==> flow/design.v <==
module top(
    input logic clk,         
    input logic rst,         
    output logic RGB_R,      
    output logic RGB_G,      
    output logic RGB_B       
);
    localparam CLK_FREQ = 12_000_000;  
    localparam PWM_RESOLUTION = 8;   
    localparam PWM_MAX = (1 << PWM_RESOLUTION) - 1;   
    localparam PWM_CYCLES = 256;   
    localparam DEGREES_MAX = 360;
    localparam CYCLES_PER_DEGREE = CLK_FREQ / DEGREES_MAX;   
    typedef enum logic [1:0] {
        STATE_PWM_COUNT,
        STATE_DEGREE_COUNT,
        STATE_HSV_CALC,
        STATE_PWM_OUTPUT
    } state_t;
    logic [PWM_RESOLUTION-1:0] pwm_counter;
    logic [PWM_RESOLUTION-1:0] red_pwm_value, green_pwm_value, blue_pwm_value;
    logic [31:0] degree_counter;
    logic [8:0] current_degree;
    state_t current_state;
    state_t next_state;
    always_ff @(posedge clk) begin
        if (rst) current_state <= STATE_PWM_COUNT;
        else current_state <= next_state;
    end
    always_comb begin  
        case (current_state)
            STATE_PWM_COUNT: begin
                if (degree_counter == CYCLES_PER_DEGREE - 1) begin
                    next_state = STATE_DEGREE_COUNT;
                end else begin
                    next_state = STATE_PWM_COUNT;
                end
            end
            STATE_DEGREE_COUNT: begin
                next_state = STATE_HSV_CALC;
            end
            STATE_HSV_CALC: begin
                next_state = STATE_PWM_OUTPUT;
            end
            STATE_PWM_OUTPUT: begin
                next_state = STATE_PWM_COUNT;
            end
            default: begin
                next_state = STATE_PWM_COUNT;
            end
        endcase
    end
    always_ff @(posedge clk) begin
        if (rst) begin
            pwm_counter <= 0;
            degree_counter <= 0;
            current_degree <= 0;
            red_pwm_value <= 0;
            green_pwm_value <= 0;
            blue_pwm_value <= 0;
        end else
        case (current_state)
            STATE_PWM_COUNT: begin
                pwm_counter <= pwm_counter + 1;                
                if (degree_counter == CYCLES_PER_DEGREE - 1) begin
                    degree_counter <= 0;
                end else begin
                    degree_counter <= degree_counter + 1;
                end
            end
            STATE_DEGREE_COUNT: begin
                if (current_degree == DEGREES_MAX - 1) begin
                    current_degree <= 0;
                end else begin
                    current_degree <= current_degree + 1;
                end
            end
            STATE_HSV_CALC: begin
                if (current_degree < 60) begin
                    red_pwm_value <= PWM_MAX;
                end else if (current_degree < 120) begin
                    red_pwm_value <= PWM_MAX - ((current_degree - 60) * PWM_MAX / 60);
                end else if (current_degree < 240) begin
                    red_pwm_value <= 0;
                end else if (current_degree < 300) begin
                    red_pwm_value <= (current_degree - 240) * PWM_MAX / 60;
                end else begin
                    red_pwm_value <= PWM_MAX;
                end
                if (current_degree < 60) begin
                    green_pwm_value <= current_degree * PWM_MAX / 60;
                end else if (current_degree < 180) begin
                    green_pwm_value <= PWM_MAX;
                end else if (current_degree < 240) begin
                    green_pwm_value <= PWM_MAX - ((current_degree - 180) * PWM_MAX / 60);
                end else begin
                    green_pwm_value <= 0;
                end
                if (current_degree < 120) begin
                    blue_pwm_value <= 0;
                end else if (current_degree < 180) begin
                    blue_pwm_value <= (current_degree - 120) * PWM_MAX / 60;
                end else if (current_degree < 300) begin
                    blue_pwm_value <= PWM_MAX;
                end else begin
                    blue_pwm_value <= PWM_MAX - ((current_degree - 300) * PWM_MAX / 60);
                end
            end
            STATE_PWM_OUTPUT: begin
            end
        endcase
    end
    assign RGB_R = (pwm_counter > red_pwm_value) ? 1'b1 : 1'b0;
    assign RGB_G = (pwm_counter > green_pwm_value) ? 1'b1 : 1'b0;
    assign RGB_B = (pwm_counter > blue_pwm_value) ? 1'b1 : 1'b0;
endmodule
# --- Step by step through the tools: top ---
# Each step is given for the RTL above and for the edited RTL.
# Lines under "orig" count in the file above, lines under "edited" in the edited file.
# "change": "edited" minus "orig" as printed here.
# Operators carry their Yosys type and port widths (W data, S select, Z words).
setup:
  top_module: "top"
  clk_port: "clk"
  lib: "sky130hd"
  pvt_corner: "tt_025C_1v80"

# --- The edit ---
# Unified diff, file above to edited file.
# A script made this edit. It changes what the design does and was not meant as an optimisation.
# begin of diff
@@ -66,5 +66,5 @@
                     degree_counter <= 0;
                 end else begin
-                    degree_counter <= degree_counter + 1;
+                    degree_counter <= degree_counter - 1;
                 end
             end
# end of diff

# --- Word level ---
# Yosys after proc, flatten, opt, wreduce and memory -nomap, before mapping. Enables and synchronous resets that opt folds into registers are not counted as muxes. Memory bits, and registers merged into a memory's read port (data or address), are not among the register bits. Print and check cells are not counted. Equal cells are merged and count once.
classes:
  columns: ["element", "orig", "edited", "change"]
  rows:
  - ["equal", 5, 5, 0]
  - ["muxes", 17, 17, 0]
  - ["add_sub_neg", 11, 11, 0]
  - ["n_cmp", 8, 8, 0]
  - ["n_div", 6, 6, 0]
  - ["mul", 6, 6, 0]
  - ["reduce_and_logical", 1, 1, 0]
op_table:
  columns: ["op", "orig", "edited", "change"]
  rows:
  - ["$add A32 B1 Y32 const B", 1, 0, -1]
  - ["$sub A32 B1 Y32 const B", 0, 1, 1]
# Operator kinds equal on both sides are left out: 25.
bits:
  columns: ["element", "orig", "edited", "change"]
  rows:
  - ["elab_cells", 61, 61, 0]
  - ["regBits", 75, 75, 0]

# --- Longest topological paths ---
# Yosys ltp: most cells in a row. Word level: on the elaborated netlist, between registers, memories and ports. Mapped: between sequential cells and ports; inverters and the memories' decode and read muxes count.
depth:
  columns: ["element", "orig", "edited", "change"]
  rows:
  - ["ltp_word", 7, 7, 0]
  - ["abc_area", "0", "0", null]
  - ["mapped_depth", 45, 48, 3]
  - ["mapped_depth_nobuf", 42, 41, -1]

# --- After synthesis ---
# The flow's flattened synthesis, as Yosys stat reports it; memories are mapped. The netlist is that of the ABC_AREA named above (0 if unset); the other value can give another one.
types:
  columns: ["cell_type", "orig", "edited", "change"]
  rows:
  - ["sky130_fd_sc_hd__nand3_1", 48, 28, -20]
  - ["sky130_fd_sc_hd__nor3_1", 30, 48, 18]
  - ["sky130_fd_sc_hd__or3_1", 10, 28, 18]
  - ["sky130_fd_sc_hd__nand2_1", 138, 124, -14]
  - ["sky130_fd_sc_hd__and3_1", 30, 18, -12]
  - ["sky130_fd_sc_hd__a21oi_1", 132, 143, 11]
  - ["sky130_fd_sc_hd__a211o_1", 4, 11, 7]
  - ["sky130_fd_sc_hd__a31oi_1", 16, 22, 6]
  - ["sky130_fd_sc_hd__a2111oi_0", 0, 6, 6]
  - ["sky130_fd_sc_hd__a21o_1", 46, 41, -5]
  - ["sky130_fd_sc_hd__mux2i_1", 23, 18, -5]
  - ["sky130_fd_sc_hd__o21a_1", 23, 28, 5]
  - ["sky130_fd_sc_hd__and2_1", 11, 16, 5]
  - ["sky130_fd_sc_hd__a22o_1", 6, 1, -5]
  - ["sky130_fd_sc_hd__nand3b_1", 2, 7, 5]
  - ["sky130_fd_sc_hd__nor2_1", 165, 169, 4]
  - ["sky130_fd_sc_hd__nand4_1", 26, 22, -4]
  - ["sky130_fd_sc_hd__o22ai_1", 14, 10, -4]
# Cell types equal on both sides are left out: 22.
# The list need not be complete.
synth_totals:
  columns: ["element", "orig", "edited", "change"]
  rows:
  - ["buf_cells", 66, 77, 11]
  - ["seqArea_um2", 1541.5, 1541.5, 0.0]
  - ["flip_flops", 77, 77, 0]
  - ["mapped_area_um2", 19702.6, 19692.6, -10.0]
  - ["cells", 2413, 2416, 3]

# --- Worst setup path after synthesis ---
# OpenSTA on the mapped netlist: ideal clock, no wires. The path of least setup slack (recovery checks aside). Input and output delay are each 20% of the period. Register names are those of the netlist, which keeps one name where synthesis merged equal registers.
synth_path:
  columns: ["element", "orig", "edited", "change"]
  rows:
  - ["path_type", "register to register", "register to register", null]
  - ["start", "register current_degree[4]", "register current_degree[4]", null]
  - ["end", "register blue_pwm_value[0]", "register red_pwm_value[0]", null]
  - ["path_slack_ns", 2.310, 2.196, -0.114]
  - ["delay_ns", 11.690, 11.803, 0.113]
  - ["period_ns", 14.0, 14.0, 0.0]
  - ["launch_ns", 0.000, 0.000, 0.000]
  - ["t_required_ns", 13.883, 13.921, 0.038]
  - ["arrival_ns", 11.573, 11.724, 0.151]
  - ["n_path_buf", 1, 4, 3]
  - ["path_stages", 40, 44, 4]
  - ["period_less_setup_slack_ns", 11.69, 11.804, 0.114]
# "delay_ns" = arrival - input delay + setup time.
# "path_stages": output pins that drive a net of the path, with the launching flip-flop's if there is one; two outputs of one cell count as two.
# "period_less_setup_slack_ns" = period - worst setup slack (recovery checks aside). The figure is calculated, with input and output delays left at 20% of the set period.
# The rows between start and end are the longest chain of elaborated cells between them; the timing report does not say that the signal goes this way. Where chains are equally long, one stands for them.
# Each line given opens the expression or statement behind the cell; cells for indexed reads and writes are added by Yosys, which also makes memories of some case tables.
# At most two assigning lines are given for a register; there are more.
synth_via_orig:
  cell_sequence: "sky130_fd_sc_hd__dfxtp_1 sky130_fd_sc_hd__buf_1 sky130_fd_sc_hd__inv_1 sky130_fd_sc_hd__ha_1 sky130_fd_sc_hd__a21oi_1 sky130_fd_sc_hd__o21ai_1 sky130_fd_sc_hd__xnor2_1 sky130_fd_sc_hd__fa_1 sky130_fd_sc_hd__fa_1 sky130_fd_sc_hd__fa_1 sky130_fd_sc_hd__fa_1 sky130_fd_sc_hd__inv_1 sky130_fd_sc_hd__ha_1 sky130_fd_sc_hd__o21a_1 sky130_fd_sc_hd__a2111oi_1 sky130_fd_sc_hd__o21bai_1 sky130_fd_sc_hd__a21oi_1 sky130_fd_sc_hd__o21ai_0 (+4 left out) sky130_fd_sc_hd__a21o_1 sky130_fd_sc_hd__o211a_4 sky130_fd_sc_hd__o211a_1 sky130_fd_sc_hd__or3_4 sky130_fd_sc_hd__a2111oi_4 sky130_fd_sc_hd__inv_2 sky130_fd_sc_hd__o21ai_2 sky130_fd_sc_hd__mux2i_1 sky130_fd_sc_hd__nand4_1 sky130_fd_sc_hd__a21oi_4 sky130_fd_sc_hd__mux2i_2 sky130_fd_sc_hd__nor4bb_1 sky130_fd_sc_hd__o21ai_2 sky130_fd_sc_hd__mux2_2 sky130_fd_sc_hd__a2bb2oi_1 sky130_fd_sc_hd__o31ai_2 sky130_fd_sc_hd__mux2i_1 sky130_fd_sc_hd__a32o_1"
  elab_chain_cells: 7
synth_rtl_orig:
  columns: ["element", "line", "rtl"]
  rows:
  - ["start: declaration", 23, "logic [8:0] current_degree;"]
  - ["start: assignment", 57, "current_degree <= 0;"]
  - ["start: assignment", 75, "current_degree <= current_degree + 1;"]
  - ["$sub A9 B9 Y10", 106, "blue_pwm_value <= PWM_MAX - ((current_degree - 300) * PWM_MAX / 60);"]
  - ["$mul A10 B9 Y19", 106, null]
  - ["$div A32 B6 Y32", 106, null]
  - ["$sub A8 B8 Y8", 106, null]
  - ["$mux W8", 103, "end else if (current_degree < 300) begin"]
  - ["$mux W8", 101, "end else if (current_degree < 180) begin"]
  - ["$mux W8", 99, "if (current_degree < 120) begin"]
  - ["end: assignment", 102, "blue_pwm_value <= (current_degree - 120) * PWM_MAX / 60;"]
  - ["end: assignment", 106, null]
  - ["end: declaration", 21, "logic [PWM_RESOLUTION-1:0] red_pwm_value, green_pwm_value, blue_pwm_value;"]
synth_via_edited:
  cell_sequence: "sky130_fd_sc_hd__dfxtp_1 sky130_fd_sc_hd__buf_1 sky130_fd_sc_hd__inv_1 sky130_fd_sc_hd__ha_1 sky130_fd_sc_hd__a21o_1 sky130_fd_sc_hd__a21oi_1 sky130_fd_sc_hd__xnor2_1 sky130_fd_sc_hd__inv_1 sky130_fd_sc_hd__fa_1 sky130_fd_sc_hd__inv_1 sky130_fd_sc_hd__fa_1 sky130_fd_sc_hd__inv_1 sky130_fd_sc_hd__fa_1 sky130_fd_sc_hd__inv_1 sky130_fd_sc_hd__fa_1 sky130_fd_sc_hd__ha_1 sky130_fd_sc_hd__a2111oi_0 sky130_fd_sc_hd__o211ai_1 (+8 left out) sky130_fd_sc_hd__o221a_4 sky130_fd_sc_hd__buf_6 sky130_fd_sc_hd__a21oi_4 sky130_fd_sc_hd__a2bb2oi_4 sky130_fd_sc_hd__mux2i_2 sky130_fd_sc_hd__a2bb2oi_2 sky130_fd_sc_hd__or2_2 sky130_fd_sc_hd__o32a_1 sky130_fd_sc_hd__mux2_2 sky130_fd_sc_hd__a211o_1 sky130_fd_sc_hd__a211oi_1 sky130_fd_sc_hd__mux2_2 sky130_fd_sc_hd__a311oi_2 sky130_fd_sc_hd__o21ai_1 sky130_fd_sc_hd__or4_1 sky130_fd_sc_hd__buf_2 sky130_fd_sc_hd__a311o_1 sky130_fd_sc_hd__a211oi_2"
  elab_chain_cells: 7
synth_rtl_edited:
  columns: ["element", "line", "rtl"]
  rows:
  - ["start: declaration", 23, "logic [8:0] current_degree;"]
  - ["start: assignment", 57, "current_degree <= 0;"]
  - ["start: assignment", 75, "current_degree <= current_degree + 1;"]
  - ["$sub A9 B8 Y10", 86, "red_pwm_value <= (current_degree - 240) * PWM_MAX / 60;"]
  - ["$mul A10 B9 Y19", 86, null]
  - ["$div A32 B6 Y32", 86, null]
  - ["$mux W8", 85, "end else if (current_degree < 300) begin"]
  - ["$mux W8", 83, "end else if (current_degree < 240) begin"]
  - ["$mux W8", 81, "end else if (current_degree < 120) begin"]
  - ["$mux W8", 79, "if (current_degree < 60) begin"]
  - ["end: assignment", 82, "red_pwm_value <= PWM_MAX - ((current_degree - 60) * PWM_MAX / 60);"]
  - ["end: assignment", 86, null]
  - ["end: declaration", 21, "logic [PWM_RESOLUTION-1:0] red_pwm_value, green_pwm_value, blue_pwm_value;"]

# --- Path in the finished layout ---
# From the final timing report of the runs of pair A: the path of least setup slack in the routed layout; clock arrival at registers is part of the times.
layout_path:
  columns: ["element", "orig", "edited", "change"]
  rows:
  - ["path_type", "register to register", "register to register", null]
  - ["start", "register current_degree[3]", "register current_degree[6]", null]
  - ["end", "register blue_pwm_value[0]", "register red_pwm_value[0]", null]
  - ["arrival_ns", 12.73, 12.89, 0.16]
  - ["n_path_buf", 0, 0, 0]
  - ["t_required_ns", 13.55, 13.57, 0.02]
  - ["path_slack_ns", 0.82, 0.69, -0.13]
  - ["launch_ns", 0.35, 0.35, 0.00]
  - ["period_ns", 13.3, 13.3, 0.0]
  - ["path_stages", 41, 40, -1]
# The rows between start and end are the longest chain of elaborated cells between them; the timing report does not say that the signal goes this way. Where chains are equally long, one stands for them.
# At most two assigning lines are given for a register; there are more.
layout_via_orig:
  cell_sequence: "sky130_fd_sc_hd__dfxtp_1 sky130_fd_sc_hd__clkinvlp_4 sky130_fd_sc_hd__ha_1 sky130_fd_sc_hd__a21oi_1 sky130_fd_sc_hd__xnor2_1 sky130_fd_sc_hd__inv_1 sky130_fd_sc_hd__fa_1 sky130_fd_sc_hd__fa_1 sky130_fd_sc_hd__inv_1 sky130_fd_sc_hd__ha_1 sky130_fd_sc_hd__inv_1 sky130_fd_sc_hd__fa_1 sky130_fd_sc_hd__inv_1 sky130_fd_sc_hd__fa_1 sky130_fd_sc_hd__a211oi_1 sky130_fd_sc_hd__o211a_1 sky130_fd_sc_hd__o211ai_1 sky130_fd_sc_hd__a21o_1 (+5 left out) sky130_fd_sc_hd__a21o_1 sky130_fd_sc_hd__o211a_4 sky130_fd_sc_hd__o211a_1 sky130_fd_sc_hd__or3_4 sky130_fd_sc_hd__a2111oi_4 sky130_fd_sc_hd__inv_2 sky130_fd_sc_hd__o21ai_2 sky130_fd_sc_hd__mux2i_1 sky130_fd_sc_hd__nand4_1 sky130_fd_sc_hd__a21oi_4 sky130_fd_sc_hd__mux2i_4 sky130_fd_sc_hd__nor4bb_1 sky130_fd_sc_hd__o21ai_2 sky130_fd_sc_hd__a21oi_4 sky130_fd_sc_hd__a21oi_1 sky130_fd_sc_hd__o31ai_2 sky130_fd_sc_hd__mux2i_1 sky130_fd_sc_hd__a32o_1"
  elab_chain_cells: 7
layout_rtl_orig:
  columns: ["element", "line", "rtl"]
  rows:
  - ["start: declaration", 23, "logic [8:0] current_degree;"]
  - ["start: assignment", 57, "current_degree <= 0;"]
  - ["start: assignment", 75, "current_degree <= current_degree + 1;"]
  - ["$sub A9 B9 Y10", 106, "blue_pwm_value <= PWM_MAX - ((current_degree - 300) * PWM_MAX / 60);"]
  - ["$mul A10 B9 Y19", 106, null]
  - ["$div A32 B6 Y32", 106, null]
  - ["$sub A8 B8 Y8", 106, null]
  - ["$mux W8", 103, "end else if (current_degree < 300) begin"]
  - ["$mux W8", 101, "end else if (current_degree < 180) begin"]
  - ["$mux W8", 99, "if (current_degree < 120) begin"]
  - ["end: assignment", 102, "blue_pwm_value <= (current_degree - 120) * PWM_MAX / 60;"]
  - ["end: assignment", 106, null]
  - ["end: declaration", 21, "logic [PWM_RESOLUTION-1:0] red_pwm_value, green_pwm_value, blue_pwm_value;"]
layout_via_edited:
  cell_sequence: "sky130_fd_sc_hd__dfxtp_1 sky130_fd_sc_hd__inv_1 sky130_fd_sc_hd__ha_1 sky130_fd_sc_hd__a21oi_1 sky130_fd_sc_hd__a21oi_1 sky130_fd_sc_hd__or2_2 sky130_fd_sc_hd__inv_1 sky130_fd_sc_hd__fa_1 sky130_fd_sc_hd__fa_1 sky130_fd_sc_hd__fa_1 sky130_fd_sc_hd__inv_1 sky130_fd_sc_hd__fa_1 sky130_fd_sc_hd__inv_1 sky130_fd_sc_hd__ha_1 sky130_fd_sc_hd__a2111oi_0 sky130_fd_sc_hd__o21ai_1 sky130_fd_sc_hd__a2111oi_0 sky130_fd_sc_hd__nor3_1 (+4 left out) sky130_fd_sc_hd__mux2_1 sky130_fd_sc_hd__a31o_2 sky130_fd_sc_hd__and3_1 sky130_fd_sc_hd__o21ai_1 sky130_fd_sc_hd__a32oi_2 sky130_fd_sc_hd__mux2i_2 sky130_fd_sc_hd__a2bb2oi_2 sky130_fd_sc_hd__or2_2 sky130_fd_sc_hd__o32a_1 sky130_fd_sc_hd__mux2_2 sky130_fd_sc_hd__a211o_1 sky130_fd_sc_hd__a211oi_2 sky130_fd_sc_hd__mux2_2 sky130_fd_sc_hd__a311oi_2 sky130_fd_sc_hd__o21ai_1 sky130_fd_sc_hd__or4_1 sky130_fd_sc_hd__a311o_1 sky130_fd_sc_hd__a211oi_2"
  elab_chain_cells: 7
layout_rtl_edited:
  columns: ["element", "line", "rtl"]
  rows:
  - ["start: declaration", 23, "logic [8:0] current_degree;"]
  - ["start: assignment", 57, "current_degree <= 0;"]
  - ["start: assignment", 75, "current_degree <= current_degree + 1;"]
  - ["$sub A9 B8 Y10", 86, "red_pwm_value <= (current_degree - 240) * PWM_MAX / 60;"]
  - ["$mul A10 B9 Y19", 86, null]
  - ["$div A32 B6 Y32", 86, null]
  - ["$mux W8", 85, "end else if (current_degree < 300) begin"]
  - ["$mux W8", 83, "end else if (current_degree < 240) begin"]
  - ["$mux W8", 81, "end else if (current_degree < 120) begin"]
  - ["$mux W8", 79, "if (current_degree < 60) begin"]
  - ["end: assignment", 82, "red_pwm_value <= PWM_MAX - ((current_degree - 60) * PWM_MAX / 60);"]
  - ["end: assignment", 86, null]
  - ["end: declaration", 21, "logic [PWM_RESOLUTION-1:0] red_pwm_value, green_pwm_value, blue_pwm_value;"]

# --- Flow runs ---
# Runs of the flow (Yosys, OpenROAD) on both versions; the two runs of a pair have the same settings. The constraints put input and output delay at 20% of the set period each and load the outputs with 0.01 pF.
settings_pair_A:
  CORE_UTILIZATION: 40
  period_ns: 13.3
  CAP_MARGIN: 20
  CORE_MARGIN: 2
  SLEW_MARGIN: 20
results_pair_A:
  columns: ["element", "orig", "edited", "change"]
  rows:
  - ["worst_setup_slack_ns", 0.820, 0.688, -0.132]
  - ["cell_area_final_um2", 20978.9, 20925.1, -53.8]
  - ["power_uw", 504.3, 752.4, 248.1]
  - ["timing.setup.tns_ns", 0.000, 0.000, 0.000]
  - ["achievedPeriod_ns", 12.480, 12.612, 0.132]
  - ["yosys.chip_area_um2", 19702.6, 19692.6, -10.0]
  - ["util_pct", 43.0, 42.9, -0.1]
  - ["holdWs_ns", 0.415, 0.418, 0.003]
  - ["dieArea_um2", 51048.9, 51021.8, -27.1]
settings_pair_B:
  CORE_ASPECT_RATIO: 0.58
  CORE_UTILIZATION: 60
  CTS_CLUSTER_SIZE: 68
  GPL_TIMING_DRIVEN: 0
  HOLD_SLACK_MARGIN: 0.15
  MAX_ROUTING_LAYER: "met5"
  PLACE_DENSITY_LB_ADDON: 0.16
  TNS_END_PERCENT: 65
  period_ns: 9.82
  CAP_MARGIN: 20
  CORE_MARGIN: 2
  SLEW_MARGIN: 20
results_pair_B:
  columns: ["element", "orig", "edited", "change"]
  rows:
  - ["worst_setup_slack_ns", -1.760, -1.619, 0.141]
  - ["cell_area_final_um2", 23734.0, 23675.2, -58.8]
  - ["power_uw", 684.7, 1017, 332.3]
  - ["timing.setup.tns_ns", -18.450, -15.523, 2.927]
  - ["achievedPeriod_ns", 11.580, 11.439, -0.141]
  - ["yosys.chip_area_um2", 19702.6, 19692.6, -10.0]
  - ["util_pct", 73.5, 73.3, -0.2]
  - ["holdWs_ns", 0.421, 0.432, 0.011]
  - ["dieArea_um2", 34356.7, 34339.7, -17.0]
# "achievedPeriod_ns" is the run's clock period less its worst setup slack. It is reckoned from that one timing run; input and output delays stay at 20% of the period that was set.
# "power_uw": no workload was simulated; the value follows from the tool's default switching activity.
